==> flow/design.v <==
module detect_module 
(
    CLK, RSTn,
	 RX_Pin_In,
	 H2L_Sig
);
    input CLK;
	 input RSTn;
	 input RX_Pin_In;
	 output H2L_Sig;
	 reg H2L_F1;
	 reg H2L_F2;
	 always @ ( posedge CLK or negedge RSTn )
	     if( !RSTn )
		      begin
				    H2L_F1 <= 1'b1;
					 H2L_F2 <= 1'b1;
				end
		  else
		      begin
				    H2L_F1 <= RX_Pin_In;
					 H2L_F2 <= H2L_F1;
				end
	assign H2L_Sig = H2L_F2 & !H2L_F1;
endmodule
module rx_bps_module
(
    CLK, RSTn,
	 Count_Sig, 
	 BPS_CLK
);
    input CLK;
	 input RSTn;
	 input Count_Sig;
	 output BPS_CLK;
	 reg [12:0]Count_BPS;
	 always @ ( posedge CLK or negedge RSTn )
	    if( !RSTn )
		     Count_BPS <= 13'd0;
		 else if( Count_BPS == 13'd5207 )
		     Count_BPS <= 13'd0;
		 else if( Count_Sig )
		     Count_BPS <= Count_BPS + 1'b1;
		 else
		     Count_BPS <= 13'd0;
    assign BPS_CLK = ( Count_BPS == 12'd2604 ) ? 1'b1 : 1'b0;
endmodule
module rx_control_module
(
    CLK, RSTn,
	 H2L_Sig, RX_Pin_In, BPS_CLK, RX_En_Sig,
    Count_Sig, RX_Data, RX_Done_Sig
);
    input CLK;
	 input RSTn;
	 input H2L_Sig;
	 input RX_En_Sig;
	 input RX_Pin_In;
	 input BPS_CLK;
	 output Count_Sig;
	 output [7:0]RX_Data;
	 output RX_Done_Sig;
	 reg [3:0]i;
	 reg [7:0]rData;
	 reg isCount;
	 reg isDone;
	 always @ ( posedge CLK or negedge RSTn )
	     if( !RSTn )
		      begin 
		          i <= 4'd0;
					 rData <= 8'd0;
					 isCount <= 1'b0;
					 isDone <= 1'b0;	 
				end
		  else if( RX_En_Sig )
		      case ( i )
			       4'd0 :
					 if( H2L_Sig ) begin i <= i + 1'b1; isCount <= 1'b1; end
					 4'd1 : 
					 if( BPS_CLK ) begin i <= i + 1'b1; end
					 4'd2, 4'd3, 4'd4, 4'd5, 4'd6, 4'd7, 4'd8, 4'd9 :
					 if( BPS_CLK ) begin i <= i + 1'b1; rData[ i - 2 ] <= RX_Pin_In; end
					 4'd10 :
					 if( BPS_CLK ) begin i <= i + 1'b1; end
					 4'd11 :
					 if( BPS_CLK ) begin i <= i + 1'b1; end
					 4'd12 :
					 begin i <= i + 1'b1; isDone <= 1'b1; isCount <= 1'b0; end
					 4'd13 :
					 begin i <= 4'd0; isDone <= 1'b0; end
				endcase
	 assign Count_Sig = isCount;
	 assign RX_Data = rData;
	 assign RX_Done_Sig = isDone;
endmodule
module rx_module
(
    CLK, RSTn,
    RX_Pin_In, RX_En_Sig,
	 RX_Done_Sig, RX_Data
);
    input CLK;
	 input RSTn;
	 input RX_Pin_In;
	 input RX_En_Sig;
	 output [7:0]RX_Data;
	 output RX_Done_Sig;
	 wire H2L_Sig;
	 detect_module U1
	 (
	     .CLK( CLK ),
		  .RSTn( RSTn ),
		  .RX_Pin_In( RX_Pin_In ),     
		  .H2L_Sig( H2L_Sig )          
	 );
	 wire BPS_CLK;
	 rx_bps_module U2
	 (
	     .CLK( CLK ),
		  .RSTn( RSTn ),
		  .Count_Sig( Count_Sig ),    
		  .BPS_CLK( BPS_CLK )         
	 );
	 wire Count_Sig;
	 rx_control_module U3
	 (
	     .CLK( CLK ),
		  .RSTn( RSTn ),
		  .H2L_Sig( H2L_Sig ),       
		  .RX_En_Sig( RX_En_Sig ),   
		  .RX_Pin_In( RX_Pin_In ),   
		  .BPS_CLK( BPS_CLK ),       
		  .Count_Sig( Count_Sig ),     
		  .RX_Data( RX_Data ),         
		  .RX_Done_Sig( RX_Done_Sig )  
	 );
endmodule
module control_module
(
    CLK, RSTn,
	RX_Done_Sig,
	RX_Data,
	RX_En_Sig,
	RX_Data_Out,
	RX_Valid_Out
);
    input CLK;
	input RSTn;
	input RX_Done_Sig;
	input [7:0]RX_Data;
	output RX_En_Sig;
	output [7:0]RX_Data_Out;
	output RX_Valid_Out;
	reg [7:0]rData_0;
	reg isEn;
	reg isValid;
    always @ ( posedge CLK or negedge RSTn )
	    if( !RSTn )
		    begin rData_0 <= 8'd0; isEn <= 1'b0; isValid <= 1'b0; end
		else if( RX_Done_Sig )     
		    begin rData_0 <= RX_Data; isEn <= 1'b0; isValid <= 1'b1; end
		else begin isEn <= 1'b1; isValid <= 1'b0; end
	assign RX_Data_Out  = rData_0 ;
	assign RX_En_Sig = isEn;
	assign RX_Valid_Out = isValid;
endmodule
module rx_module_demo
(
    CLK, RSTn,
	RX_Pin_In,
	RX_Data_Out,
	RX_Valid_Out
);
    input CLK;
	input RSTn;
	input RX_Pin_In;
    output [7:0]RX_Data_Out;
    output RX_Valid_Out;
	wire RX_Done_Sig;
	wire [7:0]RX_Data;
	rx_module U1
	(
	    .CLK( CLK ),
		.RSTn( RSTn ),
		.RX_Pin_In( RX_Pin_In ),    
		.RX_En_Sig( RX_En_Sig ),    
		.RX_Done_Sig( RX_Done_Sig ),   
		.RX_Data( RX_Data )            
	);
	wire RX_En_Sig;
	wire [7:0]Output_Data;
	wire Output_Valid;
	control_module U2
	(
	    .CLK( CLK ),
	    .RSTn( RSTn ),
		.RX_Done_Sig( RX_Done_Sig ),   
		.RX_Data( RX_Data ),           
		.RX_En_Sig( RX_En_Sig ),       
		.RX_Data_Out( Output_Data ),   
		.RX_Valid_Out( Output_Valid )  
	);
	 assign RX_Data_Out = Output_Data;
	 assign RX_Valid_Out = Output_Valid;
endmodule
module data_pro
(
	input clk,
	input rstn,
	input [7:0] data_in,
	input data_valid,
	output [15:0] delay_set_a, 
	output [15:0] delay_set_b,
	output [15:0] delay_set_c, 
	output [15:0] delay_set_d,
	output [15:0] duty_cycle,
	output [15:0] sub_clk_feq,
	output [15:0] sub_clk_scl
);
	reg [7:0] funct;
	reg [15:0] data;
	reg [1:0] state;
	reg update;
	reg [15:0] delay_set_a_reg;
	reg [15:0] delay_set_b_reg;
	reg [15:0] delay_set_c_reg;
	reg [15:0] delay_set_d_reg;
	reg [15:0] duty_cycle_reg;
	reg [15:0] sub_clk_feq_reg;
	reg [15:0] sub_clk_scl_reg;
	always @(posedge clk or negedge rstn) begin		 
		if (!rstn) begin
			funct <= 8'd0;
			data <= 15'd0;
			state <= 2'd0;
			update <= 1'b0;
		end
		else if (data_valid) begin
			case (state)							 
				2'd0: begin					 
					funct <= data_in;
					state <= state + 1;
					update <= 1'b0;
				end
				2'd1: begin					 
					data[15:8] <= data_in;
					state <= state +1;
					update <= 1'b0;
				end
				2'd2: begin 					 
					data[7:0] <= data_in;
					state <= 2'd0;
					update <= 1'b1;
				end
				default: begin
					funct <= 8'd0;
					data[15:0] <= 15'd0;
					state <= 2'd0;
					update <= 1'b0;
				end
			endcase
		end
		else begin
			update <= 1'b0;
		end
	end
	always @(posedge clk or negedge rstn) begin		 
		if (!rstn) begin
			delay_set_a_reg <= 15'd0;				 
			delay_set_b_reg <= 15'd10;
			delay_set_c_reg <= 15'd20;
			delay_set_d_reg <= 15'd30;
			duty_cycle_reg <= 15'd5;
			sub_clk_scl_reg <= 15'd1000;
			sub_clk_feq_reg <= 15'd10;
		end
		else if (update) begin
			case (funct)
				8'd65: delay_set_a_reg <= data;
				8'd66: delay_set_b_reg <= data;
				8'd67: delay_set_c_reg <= data;
				8'd68: delay_set_d_reg <= data;
				8'd69: duty_cycle_reg <= data;
				8'd70: if (data != 16'd0) sub_clk_feq_reg <= data;	 
				8'd83: if (data != 16'd0) sub_clk_scl_reg <= data;
				8'd0: ;
				default: ;
			endcase
		end
	end
	assign delay_set_a = delay_set_a_reg;
	assign delay_set_b = delay_set_b_reg;
	assign delay_set_c = delay_set_c_reg;
	assign delay_set_d = delay_set_d_reg;
	assign duty_cycle = duty_cycle_reg;
	assign sub_clk_feq = sub_clk_feq_reg;
	assign sub_clk_scl = sub_clk_scl_reg;
endmodule
module ch_output_module
(
	input clk,
	input rstn,
	input [15:0] sub_clk_feq,
	input [15:0] sub_clk_scl,
	input [15:0] duty_cycle,
	input [15:0] delay_set,
	output ch_output
);
	reg ch_output_reg;
	reg [15:0] sub_clk_count;
	reg [15:0] subsub_clk_count;
	reg [15:0] subsub_count;
	wire [15:0] sub_clk_sum;
	wire [15:0] subsub_clk_sum;
	assign sub_clk_sum = 50000000 / sub_clk_feq;
	assign subsub_clk_sum = 50000000 / sub_clk_scl;
	always @(posedge clk or negedge rstn) begin 
		if (!rstn) begin
			ch_output_reg <= 0;
			sub_clk_count <= 0;
			subsub_clk_count <=0;
			subsub_count <= 0;
		end else if (sub_clk_count >= sub_clk_sum) begin
			sub_clk_count <= 0;
			subsub_clk_count <= 0;
			subsub_count <=0;
			if (delay_set == 0) begin 
				ch_output_reg <= 1;
			end else begin
				ch_output_reg <= 0;
			end
		end else if (subsub_clk_count >= subsub_clk_sum) begin
			subsub_clk_count <= 0;
			subsub_count <= subsub_count + 1;
			if ( (subsub_count < delay_set - 1) & (delay_set != 0) ) begin
				ch_output_reg <= 0;
			end else if (subsub_count < (delay_set + duty_cycle - 1) ) begin 
				ch_output_reg <= 1;
			end else if (subsub_count >= (delay_set + duty_cycle - 1) ) begin 
				ch_output_reg <= 0;
			end
		end else begin
			sub_clk_count <= sub_clk_count + 1;
			subsub_clk_count <= subsub_clk_count + 1;
		end
	end
	assign ch_output = ch_output_reg;
endmodule
module abcd_output
(
	input clk,						 
	input rstn,
	input rx_pin_in,
	output ch_a_output, ch_b_output, ch_c_output, ch_d_output
);
	wire [7:0] rx_data_out;			 
	wire rx_valid;					 
	wire [15:0] delay_set_a;		 
	wire [15:0] delay_set_b;
	wire [15:0] delay_set_c;
	wire [15:0] delay_set_d;		
	wire [15:0] duty_cycle;			 
	wire [15:0] sub_clk_feq;
	wire [15:0] sub_clk_scl;
	rx_module_demo u1				 
	(
		.CLK(clk),
		.RSTn(rstn),
		.RX_Pin_In(rx_pin_in),		 
		.RX_Data_Out(rx_data_out),	 
		.RX_Valid_Out(rx_valid)
	);
	data_pro u2						 
	(
		.clk(clk),
		.rstn(rstn),
		.data_in(rx_data_out),		 
		.data_valid(rx_valid),
		.delay_set_a(delay_set_a),	 
		.delay_set_b(delay_set_b),
		.delay_set_c(delay_set_c),
		.delay_set_d(delay_set_d),
		.duty_cycle(duty_cycle),	 
		.sub_clk_feq(sub_clk_feq),	 
		.sub_clk_scl(sub_clk_scl)	 
	);
	ch_output_module u_a
	(
		.clk(clk),
		.sub_clk_feq(sub_clk_feq),
		.sub_clk_scl(sub_clk_scl),
		.rstn(rstn),
		.delay_set(delay_set_a),
		.duty_cycle(duty_cycle),
		.ch_output(ch_a_output)
	);
	ch_output_module u_b
	(
		.clk(clk),
		.sub_clk_feq(sub_clk_feq),
		.sub_clk_scl(sub_clk_scl),
		.rstn(rstn),
		.delay_set(delay_set_b),
		.duty_cycle(duty_cycle),
		.ch_output(ch_b_output)
	);
	ch_output_module u_c
	(
		.clk(clk),
		.sub_clk_feq(sub_clk_feq),
		.sub_clk_scl(sub_clk_scl),
		.rstn(rstn),
		.delay_set(delay_set_c),
		.duty_cycle(duty_cycle),
		.ch_output(ch_c_output)
	);
	ch_output_module u_d
	(
		.clk(clk),
		.sub_clk_feq(sub_clk_feq),
		.sub_clk_scl(sub_clk_scl),
		.rstn(rstn),
		.delay_set(delay_set_d),
		.duty_cycle(duty_cycle),
		.ch_output(ch_d_output)
	);
endmodule
# == Step by step through the tools: abcd_output ==
# Tool output for the design above, in the order of the flow.
# Line numbers count from 1 in the design file above.
# Cell names lack the library's common part.
# The mark -- stands for no value.
# design
design,abcd_output
clk_port,clk
lib,sky130hd
pvt_corner,tt_025C_1v80

# == After elaboration ==
# Source: Yosys, flattened and elaborated, memories not mapped. Widths are those after wreduce. Registers that Yosys merges into a memory's read port (data or address) are not register bits. Print and check cells do not count. Equal cells are merged and count once.
# word_totals
register_bits,374
# classes
n_eq,30
muxes,65
bitwise,11
shifts,2
div,2
n_addsub,29
reduce_logical,46
compare,20
# op_table
cell,count
26-bit by 16-bit divider with 32-bit output with constant A,2
16-bit 2-to-1 mux,24
16-bit by 32-bit < comparator with 1-bit output,8
16-bit by 1-bit adder with 16-bit output with constant B,12
16-bit greater-or-equal comparator,8
16-bit by 32-bit greater-or-equal comparator with 1-bit output,4
32-bit by 1-bit subtractor with 32-bit output with constant B,4
16-bit nonzero test,5
16-bit by 1-bit subtractor with 17-bit output with constant B,4
16-bit by 16-bit adder with 17-bit output,4
16-bit logical NOT,4
8-bit by 7-bit == test with 1-bit output with constant B,7
8-bit case mux with 2-bit select,3
1-bit by 33-bit variable shift with 8-bit output,1
1-bit by 33-bit variable shift with 8-bit output with constant A,1
32-bit negation with 33-bit output,1
1-bit 2-to-1 mux,30
2-bit AND reduction,13
13-bit 2-to-1 mux,2
4-bit == test with constant B,6
4-bit by 3-bit == test with 1-bit output with constant B,4
4-bit nonzero test,4
4-bit case mux with 4-bit select,1
13-bit by 1-bit adder with 13-bit output with constant B,1
13-bit by 12-bit == test with 1-bit output with constant B,1
13-bit == test with constant B,1
2-bit nonzero test,6
3-bit AND reduction,4
# Not listed: further kinds 25, cells in them 40.

# == Longest topological paths ==
# Longest topological path by Yosys (ltp), each cell counted once; first at word level (registers and memories cut), then after technology mapping (sequential cells cut; the memories' decode and read muxes count).
# depth
depth_word,8
abc_area,1
mapped_depth,521
ltp_nobuf,472

# == Synthesis result ==
# Yosys stat after the flow's synthesis: flattened, memories mapped to cells. It holds for the ABC_AREA given above (unset counts as 0); a run with the other value may have another netlist.
# Totals and module areas in this step are rounded.
# synth_totals
yosys_area_um2,76320
stdcells,11785
ff_cells,374
# by_type
cell,count
ha_1,1071
nand2_1,2521
dfrtp_1,354
inv_1,1501
a21oi_1,1021
xor2_1,567
o21ai_0,900
nand3_1,663
nor2_1,841
xnor2_1,271
nand3_2,144
nand4_1,193
nand2_2,185
o21bai_1,134
nor3_1,187
nand2_4,76
nor2_4,58
dfstp_2,20
# Other cell types: 79; their cells: 1078.

# == Timing after synthesis ==
# OpenSTA on the mapped netlist: ideal clock, no wires. The path of least setup slack (recovery checks aside). Input and output delay are each 20% of the period. Register names are those of the netlist, which keeps one name where synthesis merged equal registers.
# synth_path
path_type,register to register
from,register u2.sub_clk_scl_reg[0]
to,register u_a.subsub_count[14]
n_path_buf,56
launch_ns,0.000
path_slack_ns,39.542
setup_ns,0.094
path_delay_ns,70.458
path_stages,491
t_arrival_ns,70.364
clock_period_ns,110.0
required_ns,109.906
period_less_setup_slack_ns,70.458
# "path_delay_ns" is the arrival time less input delay plus setup time.
# "path_stages": output pins that drive a net of the path, with the launching flip-flop's if there is one; two outputs of one cell count as two.
# "period_less_setup_slack_ns" = period - worst setup slack (recovery checks aside). The figure is calculated, with input and output delays left at 20% of the set period.
# Between the ends stands the longest chain of elaborated cells between them, by number of cells; it is not shown to be the way that was timed. Of several equally long chains one is given.
# Each line given opens the expression or statement behind the cell; cells for indexed reads and writes are added by Yosys, which also makes memories of some case tables.
# At most two assigning lines are given for a register; there are more.
# synth_between
cell_sequence,dfrtp_1 buf_6 inv_2 buf_4 clkbuf_1 buf_1 ha_1 buf_6 nand3_1 nor2_1 nand2_2 nor2_2 ha_1 a21oi_1 nor3_1 or2_2 nand2_1 ha_1 (+455 left out) inv_1 a21oi_1 o21ai_0 nand2_1 o211ai_1 nand2_1 nand3_1 clkbuf_1 nand3_1 nor2_1 nand2_1 nor2_1 nand3_1 nor3b_1 nand2_1 nor2_1 a21oi_1 a211oi_1
elab_chain_len,4
cells_between,5
cone_lines,3
cone_classes,1 x div; 1 x compare; 2 x mux; 1 x reduce/logical
# synth_rtl
element,line,rtl
"start, declared",230,reg [15:0] sub_clk_scl_reg;
"start, assigned",274,sub_clk_scl_reg <= 15'd1000;
"start, assigned",285,8'd83: if (data != 16'd0) sub_clk_scl_reg <= data;
26-bit by 16-bit divider with 32-bit output,316,assign subsub_clk_sum = 50000000 / sub_clk_scl;
16-bit greater-or-equal comparator,332,end else if (subsub_clk_count >= subsub_clk_sum) begin
16-bit 2-to-1 mux,332,
16-bit 2-to-1 mux,323,end else if (sub_clk_count >= sub_clk_sum) begin
"end, assigned",322,subsub_count <= 0;
"end, assigned",334,subsub_count <= subsub_count + 1;
"end, declared",312,reg [15:0] subsub_count;

# == Timing after layout ==
# Path of least setup slack in the final report of run 1 (OpenROAD, finished layout, wires in). Where an end is a register, its clock arrival counts in the times.
# layout_path
path_type,register to register
from,register u2.sub_clk_scl_reg[1]
to,register u_a.sub_clk_count[15]
path_stages,442
clock_period_ns,60.7
t_arrival_ns,59.06
launch_ns,0.55
n_path_buf,27
setup_ns,0.11
required_ns,61.15
path_slack_ns,2.09
# Between the ends stands the longest chain of elaborated cells between them, by number of cells; it is not shown to be the way that was timed. Of several equally long chains one is given.
# At most two assigning lines are given for a register; there are more.
# layout_between
cell_sequence,dfrtp_1 clkinvlp_4 ha_4 nand3_2 nor2_2 nand2_2 nor2_4 ha_4 a21oi_4 nor3_4 or2_4 nand2_4 ha_4 inv_2 nor2_2 o21ai_2 buf_4 a21oi_4 (+406 left out) o21ai_1 nand2_1 o211ai_1 nand2_1 nand3_4 buf_4 inv_2 nand4_1 inv_2 nand3_2 nor2_2 nand2_2 nor3_2 buf_4 nand4_1 nor2_2 and3_1 nor3_1
elab_chain_len,4
cells_between,5
cone_lines,3
cone_classes,1 x div; 1 x compare; 1 x eq/ne; 2 x mux
# layout_rtl
element,line,rtl
"start, declared",230,reg [15:0] sub_clk_scl_reg;
"start, assigned",274,sub_clk_scl_reg <= 15'd1000;
"start, assigned",285,8'd83: if (data != 16'd0) sub_clk_scl_reg <= data;
26-bit by 16-bit divider with 32-bit output,316,assign subsub_clk_sum = 50000000 / sub_clk_scl;
16-bit greater-or-equal comparator,332,end else if (subsub_clk_count >= subsub_clk_sum) begin
16-bit 2-to-1 mux,332,
16-bit 2-to-1 mux,323,end else if (sub_clk_count >= sub_clk_sum) begin
"end, assigned",324,sub_clk_count <= 0;
"end, assigned",343,sub_clk_count <= sub_clk_count + 1;
"end, declared",310,reg [15:0] sub_clk_count;

Subject: abcd_output on sky130hd, stored results

Hello all,

Stored flow runs of abcd_output (3 of them; Yosys, OpenROAD, sky130hd). They differ in their settings and are not a sequence. Constraints: input delay and output delay 20% of the set period each, output load 0.01 pF.
"achievedPeriod_ns" is the run's clock period less its worst setup slack. It is reckoned from that one timing run; input and output delays stay at 20% of the period that was set.
"worst_path_allowed_less_slack_ns" is the time allowed to the run's worst setup path (the clock period less input and output delay, where it has them) less its slack. Clock arrival times count: a late capture clock shortens it, a late launch clock lengthens it.
Values from the reports are rounded here.

Run 1, flow files:
==> flow/run.sh <==
#!/bin/bash
# the make line also repeats the synthesis and layout settings of config.mk as NAME=value (left out here)
make -C /OpenROAD-flow-scripts/flow DESIGN_CONFIG=/design/flow/config.mk WORK_HOME=/design/flow/orfs CLKGATE_MAP_FILE= finish
==> flow/config.mk <==
export PLATFORM = sky130hd
export DESIGN_NAME = abcd_output
export DESIGN_NICKNAME = abcd_output
export VERILOG_FILES = /design/flow/design.v
export SDC_FILE = /design/flow/constraint.sdc
export NUM_CORES = 4
export LEC_CHECK = 0
export ABC_AREA = 1
export CAP_MARGIN = 20
export CORE_ASPECT_RATIO = 0.63
export CORE_MARGIN = 2
export CORE_UTILIZATION = 18
export CTS_CLUSTER_SIZE = 85
export PLACE_DENSITY = 0.68
export SETUP_SLACK_MARGIN = 3.8
export SLEW_MARGIN = 20
export TNS_END_PERCENT = 40
==> flow/constraint.sdc <==
create_clock -name core_clock -period 60.7 [get_ports {clk}]
set_input_delay 12.1400 -clock core_clock [delete_from_list [all_inputs] [get_ports {clk}]]
set_output_delay 12.1400 -clock core_clock [all_outputs]
set_load 0.01 [all_outputs]

==> results of run 1, as CSV <==
result,value
dieArea_um2,429400
achievedPeriod_ns,58.610
finish.utilization_pct,24.6
worst_path_allowed_less_slack_ns,58.61
worst_path_kind,"register to register"
final_setup_ws_ns,2.090
setupTns_ns,0.000
layout_stdcell_area_um2,103500
holdWs_ns,0.370
yosys_chip_area_um2,76320

Run 2, flow files:
==> flow/run.sh <==
#!/bin/bash
# the make line also repeats the synthesis and layout settings of config.mk as NAME=value (left out here)
make -C /OpenROAD-flow-scripts/flow DESIGN_CONFIG=/design/flow/config.mk WORK_HOME=/design/flow/orfs CLKGATE_MAP_FILE= finish
==> flow/config.mk <==
export PLATFORM = sky130hd
export DESIGN_NAME = abcd_output
export DESIGN_NICKNAME = abcd_output
export VERILOG_FILES = /design/flow/design.v
export SDC_FILE = /design/flow/constraint.sdc
export NUM_CORES = 4
export LEC_CHECK = 0
export CAP_MARGIN = 20
export CORE_MARGIN = 2
export CORE_UTILIZATION = 40
export SLEW_MARGIN = 20
==> flow/constraint.sdc <==
create_clock -name core_clock -period 104.0 [get_ports {clk}]
set_input_delay 20.8000 -clock core_clock [delete_from_list [all_inputs] [get_ports {clk}]]
set_output_delay 20.8000 -clock core_clock [all_outputs]
set_load 0.01 [all_outputs]

==> results of run 2, as CSV <==
result,value
dieArea_um2,188800
achievedPeriod_ns,95.626
finish.utilization_pct,42.8
worst_path_allowed_less_slack_ns,95.63
worst_path_kind,"register to register"
final_setup_ws_ns,8.374
setupTns_ns,0.000
layout_stdcell_area_um2,79080
holdWs_ns,0.363
yosys_chip_area_um2,74150

Run 3, flow files:
==> flow/run.sh <==
#!/bin/bash
# the make line also repeats the synthesis and layout settings of config.mk as NAME=value (left out here)
make -C /OpenROAD-flow-scripts/flow DESIGN_CONFIG=/design/flow/config.mk WORK_HOME=/design/flow/orfs CLKGATE_MAP_FILE= finish
==> flow/config.mk <==
export PLATFORM = sky130hd
export DESIGN_NAME = abcd_output
export DESIGN_NICKNAME = abcd_output
export VERILOG_FILES = /design/flow/design.v
export SDC_FILE = /design/flow/constraint.sdc
export NUM_CORES = 4
export LEC_CHECK = 0
export ABC_AREA = 1
export CAP_MARGIN = 5
export CELL_PAD_IN_SITES_DETAIL_PLACEMENT = 1
export CELL_PAD_IN_SITES_GLOBAL_PLACEMENT = 2
export CORE_MARGIN = 2
export CORE_UTILIZATION = 40
export HOLD_SLACK_MARGIN = 0.16
export MAX_ROUTING_LAYER = met4
export MIN_ROUTING_LAYER = met2
export PLACE_DENSITY_LB_ADDON = 0.12
export SLEW_MARGIN = 20
==> flow/constraint.sdc <==
create_clock -name core_clock -period 110.0 [get_ports {clk}]
set_input_delay 22.0000 -clock core_clock [delete_from_list [all_inputs] [get_ports {clk}]]
set_output_delay 22.0000 -clock core_clock [all_outputs]
set_load 0.01 [all_outputs]

==> results of run 3, as CSV <==
result,value
dieArea_um2,194300
achievedPeriod_ns,89.707
finish.utilization_pct,42.4
worst_path_allowed_less_slack_ns,89.71
worst_path_kind,"register to register"
final_setup_ws_ns,20.29
setupTns_ns,0.000
layout_stdcell_area_um2,80450
holdWs_ns,0.373
yosys_chip_area_um2,76320

Thanks
